==> flow/design.v <==
module top_level(f1,f2,p,in_1,in_2,out,clk,clk2);
input [7:0]in_1, in_2;
input clk;
input clk2;
input [15:0]p;   
input [15:0]f1,f2;  
output [15:0]out;
wire [15:0]a,b;
wire [15:0]r1,r2,r3,r4,r5;
convert inst_1(.float(a), .int8(in_1), .clk(clk));  
convert inst_2(.float(b), .int8(in_2), .clk(clk));
mult inst_3(.B(f1), .C(r1), .A(a), .clk(clk));   
mult inst_4(.B(f2), .C(r2), .A(b), .clk(clk));
main_adder inst_5 (.AA(r1), .BB(r2),.clk(clk), .R_add(r3)); 
mux inst_6(.in1(r4), .in2(p), .sel(clk2), .out(r5));  
main_adder inst_7 (.AA(r3), .BB(r5),.clk(clk), .R_add(r4));  
assign out=r4;
endmodule
module convert( float, int8,clk);
input clk;
output [15:0] float;
input [7:0] int8;
reg [4:0] exp;
reg [9:0] mantissa;
integer i;
always @(negedge clk)
begin
if(int8 != 8'b0) 
begin
for(i = 0; i < 8; i = i + 1)
    if(int8[i]) 
      exp = i;
      if(exp < 10)
      mantissa = int8 << (10 - exp);
      else
      mantissa = int8;
      exp = exp + 15;
 end
else begin
 mantissa=0;
exp=0;
    end
end
assign float = {1'b0, exp, mantissa};
endmodule
module mult(B,C, A, clk);
input  [15:0]A;
input clk;
input [15:0]B;
output reg    [15:0]C;
wire          [5:0]e;   
wire           [21:0]m;  
wire            [10:0]A_m;     
wire            [10:0]B_m;     
reg           [4:0]C_e;  
wire            C_sign;  
reg           [9:0]C_m;  
assign C_sign=(A[15]^B[15]); 
assign e[5:0]=(A[14:10]+B[14:10]-4'b1111); 
assign A_m[10:0]={1'b1, A[9:0]};
assign B_m[10:0]={1'b1, B[9:0]};
assign m[21:0]=(A_m[10:0])*(B_m[10:0]);   
always@(posedge clk)
begin
if (A==0)   
  begin
  C<=16'b0;
  end
else begin
    if (m[21]==1'b1) 
    begin
    C_m=m[20:11];
    C_e=e[4:0]+m[21];
    C<={C_sign,C_e[4:0],C_m[9:0]};
    end 
    else begin
    C_m=m[19:10];
    C_e=e[4:0]+m[21];
    C<={C_sign,C_e[4:0],C_m[9:0]};
    end
end
end
endmodule
module main_adder (AA, BB,clk, R_add);
input [15:0] AA, BB; 
input clk;             
output  [15:0] R_add;                
wire [14:0]temp_Sum_M_C; 
wire [13:0]temp_Sub_M_C, temp_lza_count_reg;
wire [15:0]temp_L, temp_S;
compare_adder inst_1  (.C_L(temp_L), .C_S(temp_S), .A(AA), .B(BB),.clk(clk));  
shift_adder inst_2    ( temp_sign, temp_Sum_M_C, temp_Sub_M_C, temp_lza_count_reg, temp_L, temp_S,clk);
adder inst_3          (R_add, temp_L, temp_S, temp_sign, temp_Sum_M_C, temp_Sub_M_C, temp_lza_count_reg,clk );
endmodule
module compare_adder (C_L, C_S, A, B,clk);
input [15:0] A, B;
input clk;
output reg[15:0] C_L, C_S;
always@ (posedge clk)
if (A[14:0]>=B[14:0])
 begin
C_L<=A[15:0]; C_S<=B[15:0];
 end
 else begin
C_L<=B[15:0]; C_S<=A[15:0];
 end
endmodule
module shift_adder ( sign, Sum_M_C, Sub_M_C, lza_count_reg,L, S,clk);
input [15:0] L, S;  
input clk;             
output reg sign;                       
reg [13:0] M_C_L, M_C_S;        
reg [13:0]M_C_Lnew, M_C_Snew;   
output  reg[14:0] Sum_M_C;             
output  reg[13:0] Sub_M_C;            
reg [13:0] Sub_M_CS;                     
output reg [13:0] lza_count_reg;                
reg [4:0] count; 
always@ (*)
begin
M_C_L[13:0]={1'b1, L[9:0], 3'b000};                      
M_C_S[13:0]={1'b1, S[9:0], 3'b000};
sign=L[15];                                              
M_C_Snew[13:0]=M_C_S[13:0]>>(L[14:10]-S[14:10]);         
M_C_Lnew[13:0]=M_C_L[13:0];                              
Sum_M_C[14:0]=M_C_Lnew[13:0]+ M_C_Snew[13:0];            
Sub_M_C[13:0]=M_C_Lnew[13:0]- M_C_Snew[13:0];            
begin 
lza_count_reg=14;                                            
for( count=0; count<14; count=count+1 ) 
if( Sub_M_C[ count ] ) 
lza_count_reg=13-count; 
end 
end
endmodule
module adder(R_add, L, S, sign, Sum_M_C, Sub_M_C,lza_count_reg,clk );
input clk;
input [15:0] L, S;               
input sign;                       
input [14:0] Sum_M_C;             
input [13:0] Sub_M_C;            
reg [13:0] Sub_M_CS;                     
input [13:0] lza_count_reg;                
output reg [15:0] R_add;                
always @(posedge clk)
begin
if (L==0 &  S==0)
  begin
  R_add<=16'b0;
  end
  else begin
if (L[15]^S[15]==0)            
 begin
R_add[15]<=sign;                      
R_add[14:10]<=L[14:10]+Sum_M_C[14];   
 if (Sum_M_C[14]==1)
 begin
 R_add[9:0]<=Sum_M_C[13:4];
 end 
 else begin
 R_add[9:0]<=Sum_M_C[12:3];             
 end
 end 
 else begin                         
R_add[15]<=sign;
R_add[14:10]<=L[14:10]-lza_count_reg;
Sub_M_CS[13:0]=(Sub_M_C[13:0]<<lza_count_reg);
R_add[9:0]<=Sub_M_CS[12:3];          
end
end
end
endmodule
module mux(in1, in2, sel, out);  
input [15:0]in1,in2;
input sel;
output reg [15:0]out;
 always @ (*)  
 begin : MUX        
   if (sel == 1'b0) begin
      out = in1;
   end else begin
       out = in2 ;
   end
end
endmodule  
# From RTL to reports: top_level

What the tools print for top_level, step after step.
Line numbers count from 1 in the design file above.
Operators carry their Yosys type and port widths (W data, S select, Z words).
Library cell names are shortened.
The mark -- stands for no value.

Design top: top_level
Clock port: clk
Cell library: sky130hd
Library corner: tt_025C_1v80

# After elaboration

Yosys after proc, flatten, opt, wreduce and memory -nomap, before mapping. Enables and synchronous resets that opt folds into registers are not counted as muxes. Memory bits, and registers merged into a memory's read port (data or address), are not among the register bits. Print and check cells are not counted. Equal cells are merged and count once.

Eq/ne operators: 0
Reductions and logical operators: 10
Multiply operators: 2
Order comparisons: 4
Bitwise logic cells: 6
Shift-type cells: 6
Add/sub/neg operators: 20
Mux-type cells: 61
Divide/modulo/power cells: 0

Operator list:

| kind                  | count |
| $mul A11 B11 Y22      | 2 |
| $mux W14              | 26 |
| $mux W5               | 20 |
| $logic_not A16 Y1     | 6 |
| $mux W16              | 5 |
| $shl A8 B32 Y10       | 2 |
| $mux W10              | 6 |
| $add A14 B14 Y15      | 2 |
| $ge A15 B15 Y1        | 2 |
| $sub A14 B14 Y14      | 2 |
| $shl A14 B14 Y13      | 2 |
| $shr A14 B5 Y14       | 2 |
| $add A5 B1 Y5         | 4 |
| $sub A5 B5 Y5         | 4 |
| $reduce_bool A8 Y1    | 2 |
| $mux W8               | 2 |
| $sub A4 B5 Y6 const A | 2 |
| $add A5 B4 Y5 const B | 2 |
| $sub A5 B4 Y5 const B | 2 |
| $lt A5 B4 Y1 const B  | 2 |
| $add A5 B5 Y5         | 2 |
| $reduce_and A2 Y1     | 2 |
| $mux W2               | 2 |
| $and A1 B1 Y1         | 2 |
| $xor A1 B1 Y1         | 2 |
| $not A1 Y1            | 2 |

Register bits after elaboration: 158
Input bits: 66
Clocked read ports x word width: 0
Memories kept: 0
Latch bits: 0
ROM bits: 0
Output and inout bits: 16
RAM bits: 0

# Depth

Depth = most cells in a row (Yosys ltp): at word level without a register or memory, in the mapped netlist without a sequential cell, where the memories' decode and read muxes count.

Word-level depth: 19
ABC_AREA: 0
Depth in mapped cells: 36
Gate-level depth less buffers: 32

# After synthesis

Yosys stat after the flow's synthesis: flattened, memories mapped to cells. It holds for the ABC_AREA given above (unset counts as 0); a run with the other value may have another netlist.

Synthesis area: 20642.3 µm²
Buffer cells: 110
Mapped cells: 2532
Flip-flops: 158

Cells by type:

| cell type | count | total area (µm²) |
| fa_1      | 166   | 3.32E+03 |
| dfxtp_1   | 158   | 3.16E+03 |
| ha_1      | 226   | 2.83E+03 |
| inv_1     | 339   | 1272.47 |
| nand2_1   | 235   | 882.096 |
| a21oi_1   | 144   | 720.691 |
| nor2_1    | 181   | 679.402 |
| mux2i_1   | 60    | 600.576 |
| mux2_2    | 53    | 596.822 |
| o21ai_0   | 112   | 560.538 |
| and2_1    | 87    | 544.272 |
| xnor2_1   | 56    | 490.47 |
| clkbuf_1  | 83    | 311.549 |
| a21o_1    | 40    | 300.288 |
| nor3_1    | 57    | 285.274 |
| xor2_1    | 29    | 253.994 |
| o211ai_1  | 29    | 217.709 |
| nor4_1    | 34    | 212.704 |

Other cell types: 92; their cells: 443.
The figures by module come from a second, unflattened synthesis with its own total; it is not the netlist above.

Cell total of the unflattened synthesis: 2548
Area total of the unflattened synthesis: 21712.1 µm²

Each row is one instance without its submodules.

By module:

| module        | cells | instances | area (µm²) | sequential area (µm²) |
| mult          | 547   | 2         | 4655.7     | 320.3 |
| shift_adder   | 308   | 2         | 2183.3     | 0.0 |
| compare_adder | 121   | 2         | 1524.0     | 640.6 |
| adder         | 178   | 2         | 1462.7     | 320.3 |
| convert       | 111   | 2         | 905.9      | 300.3 |
| mux           | 18    | 1         | 249.0      | 0.0 |
| main_adder    | 0     | 2         | 0.0        | 0.0 |
| top_level     | 0     | 1         | 0.0        | 0.0 |

==> results <==
Top module top_level; platform sky130hd; tools Yosys and OpenROAD; 4 stored runs in no particular order. Input and output delays are each 20% of the period that was set; the output load is 0.01 pF.

## Job 1

==> flow/run.sh <==
#!/bin/bash
# the make line also repeats the synthesis and layout settings of config.mk as NAME=value (left out here)
make -C /OpenROAD-flow-scripts/flow DESIGN_CONFIG=/design/flow/config.mk WORK_HOME=/design/flow/orfs CLKGATE_MAP_FILE= finish
==> flow/config.mk <==
export PLATFORM = sky130hd
export DESIGN_NAME = top_level
export DESIGN_NICKNAME = top_level
export VERILOG_FILES = /design/flow/design.v
export SDC_FILE = /design/flow/constraint.sdc
export NUM_CORES = 4
export LEC_CHECK = 0
export CAP_MARGIN = 30
export CELL_PAD_IN_SITES_DETAIL_PLACEMENT = 1
export CORE_MARGIN = 3
export CORE_UTILIZATION = 29
export GPL_ROUTABILITY_DRIVEN = 1
export HOLD_SLACK_MARGIN = 0.08
export PLACE_DENSITY_LB_ADDON = 0.11
export SETUP_SLACK_MARGIN = 2.57
export SLEW_MARGIN = 20
==> flow/constraint.sdc <==
create_clock -name core_clock -period 12.6 [get_ports {clk}]
set_input_delay 2.5200 -clock core_clock [delete_from_list [all_inputs] [get_ports {clk}]]
set_output_delay 2.5200 -clock core_clock [all_outputs]
set_load 0.01 [all_outputs]

| result of job 1 | value |
|---|---|
| lowest setup slack | -0.089 ns |
| final worst hold slack | 0.425 ns |
| post-synthesis cell area | 20642.3 µm² |
| die size | 74417.1 µm² |
| standard-cell area after routing | 25607.1 µm² |
| setup TNS | -0.089 ns |
| utilization of the finished layout | 36.4 % |

## Job 2

==> flow/run.sh <==
#!/bin/bash
# the make line also repeats the synthesis and layout settings of config.mk as NAME=value (left out here)
make -C /OpenROAD-flow-scripts/flow DESIGN_CONFIG=/design/flow/config.mk WORK_HOME=/design/flow/orfs CLKGATE_MAP_FILE= finish
==> flow/config.mk <==
export PLATFORM = sky130hd
export DESIGN_NAME = top_level
export DESIGN_NICKNAME = top_level
export VERILOG_FILES = /design/flow/design.v
export SDC_FILE = /design/flow/constraint.sdc
export NUM_CORES = 4
export LEC_CHECK = 0
export CAP_MARGIN = 20
export CORE_ASPECT_RATIO = 1.76
export CORE_MARGIN = 4
export CORE_UTILIZATION = 48
export HOLD_SLACK_MARGIN = 0.06
export PLACE_DENSITY_LB_ADDON = 0.29
export SLEW_MARGIN = 20
==> flow/constraint.sdc <==
create_clock -name core_clock -period 9.5 [get_ports {clk}]
set_input_delay 1.9000 -clock core_clock [delete_from_list [all_inputs] [get_ports {clk}]]
set_output_delay 1.9000 -clock core_clock [all_outputs]
set_load 0.01 [all_outputs]

| result of job 2 | value |
|---|---|
| lowest setup slack | -1.675 ns |
| final worst hold slack | 0.465 ns |
| post-synthesis cell area | 20642.3 µm² |
| die size | 46520.0 µm² |
| standard-cell area after routing | 24324.6 µm² |
| setup TNS | -35.062 ns |
| utilization of the finished layout | 57.3 % |

## Job 3

==> flow/run.sh <==
#!/bin/bash
# the make line also repeats the synthesis and layout settings of config.mk as NAME=value (left out here)
make -C /OpenROAD-flow-scripts/flow DESIGN_CONFIG=/design/flow/config.mk WORK_HOME=/design/flow/orfs CLKGATE_MAP_FILE= finish
==> flow/config.mk <==
export PLATFORM = sky130hd
export DESIGN_NAME = top_level
export DESIGN_NICKNAME = top_level
export VERILOG_FILES = /design/flow/design.v
export SDC_FILE = /design/flow/constraint.sdc
export NUM_CORES = 4
export LEC_CHECK = 0
export ABC_AREA = 1
export CAP_MARGIN = 25
export CELL_PAD_IN_SITES_DETAIL_PLACEMENT = 0
export CORE_MARGIN = 10
export CORE_UTILIZATION = 40
export CTS_CLUSTER_DIAMETER = 319
export CTS_CLUSTER_SIZE = 10
export HOLD_SLACK_MARGIN = 0.23
export MIN_ROUTING_LAYER = met2
export PLACE_DENSITY_LB_ADDON = 0.02
export SLEW_MARGIN = 10
export TNS_END_PERCENT = 85
==> flow/constraint.sdc <==
create_clock -name core_clock -period 15.8 [get_ports {clk}]
set_input_delay 3.1600 -clock core_clock [delete_from_list [all_inputs] [get_ports {clk}]]
set_output_delay 3.1600 -clock core_clock [all_outputs]
set_load 0.01 [all_outputs]

| result of job 3 | value |
|---|---|
| lowest setup slack | 0.791 ns |
| final worst hold slack | 0.371 ns |
| post-synthesis cell area | 19692.6 µm² |
| die size | 58505.9 µm² |
| standard-cell area after routing | 21814.7 µm² |
| setup TNS | 0.000 ns |
| utilization of the finished layout | 44.7 % |

## Job 4

==> flow/run.sh <==
#!/bin/bash
# the make line also repeats the synthesis and layout settings of config.mk as NAME=value (left out here)
make -C /OpenROAD-flow-scripts/flow DESIGN_CONFIG=/design/flow/config.mk WORK_HOME=/design/flow/orfs CLKGATE_MAP_FILE= finish
==> flow/config.mk <==
export PLATFORM = sky130hd
export DESIGN_NAME = top_level
export DESIGN_NICKNAME = top_level
export VERILOG_FILES = /design/flow/design.v
export SDC_FILE = /design/flow/constraint.sdc
export NUM_CORES = 4
export LEC_CHECK = 0
export ABC_AREA = 0
export CAP_MARGIN = 10
export CELL_PAD_IN_SITES_DETAIL_PLACEMENT = 2
export CELL_PAD_IN_SITES_GLOBAL_PLACEMENT = 1
export CORE_ASPECT_RATIO = 1.81
export CORE_MARGIN = 9
export CORE_UTILIZATION = 53
export CTS_CLUSTER_DIAMETER = 96
export CTS_CLUSTER_SIZE = 28
export GPL_TIMING_DRIVEN = 0
export MAX_ROUTING_LAYER = met4
export MIN_ROUTING_LAYER = met2
export PLACE_DENSITY_LB_ADDON = 0.1
export SLEW_MARGIN = 35
export TNS_END_PERCENT = 10
==> flow/constraint.sdc <==
create_clock -name core_clock -period 11.0 [get_ports {clk}]
set_input_delay 2.2000 -clock core_clock [delete_from_list [all_inputs] [get_ports {clk}]]
set_output_delay 2.2000 -clock core_clock [all_outputs]
set_load 0.01 [all_outputs]

Job 4: no results, placement failed with DPL-0033
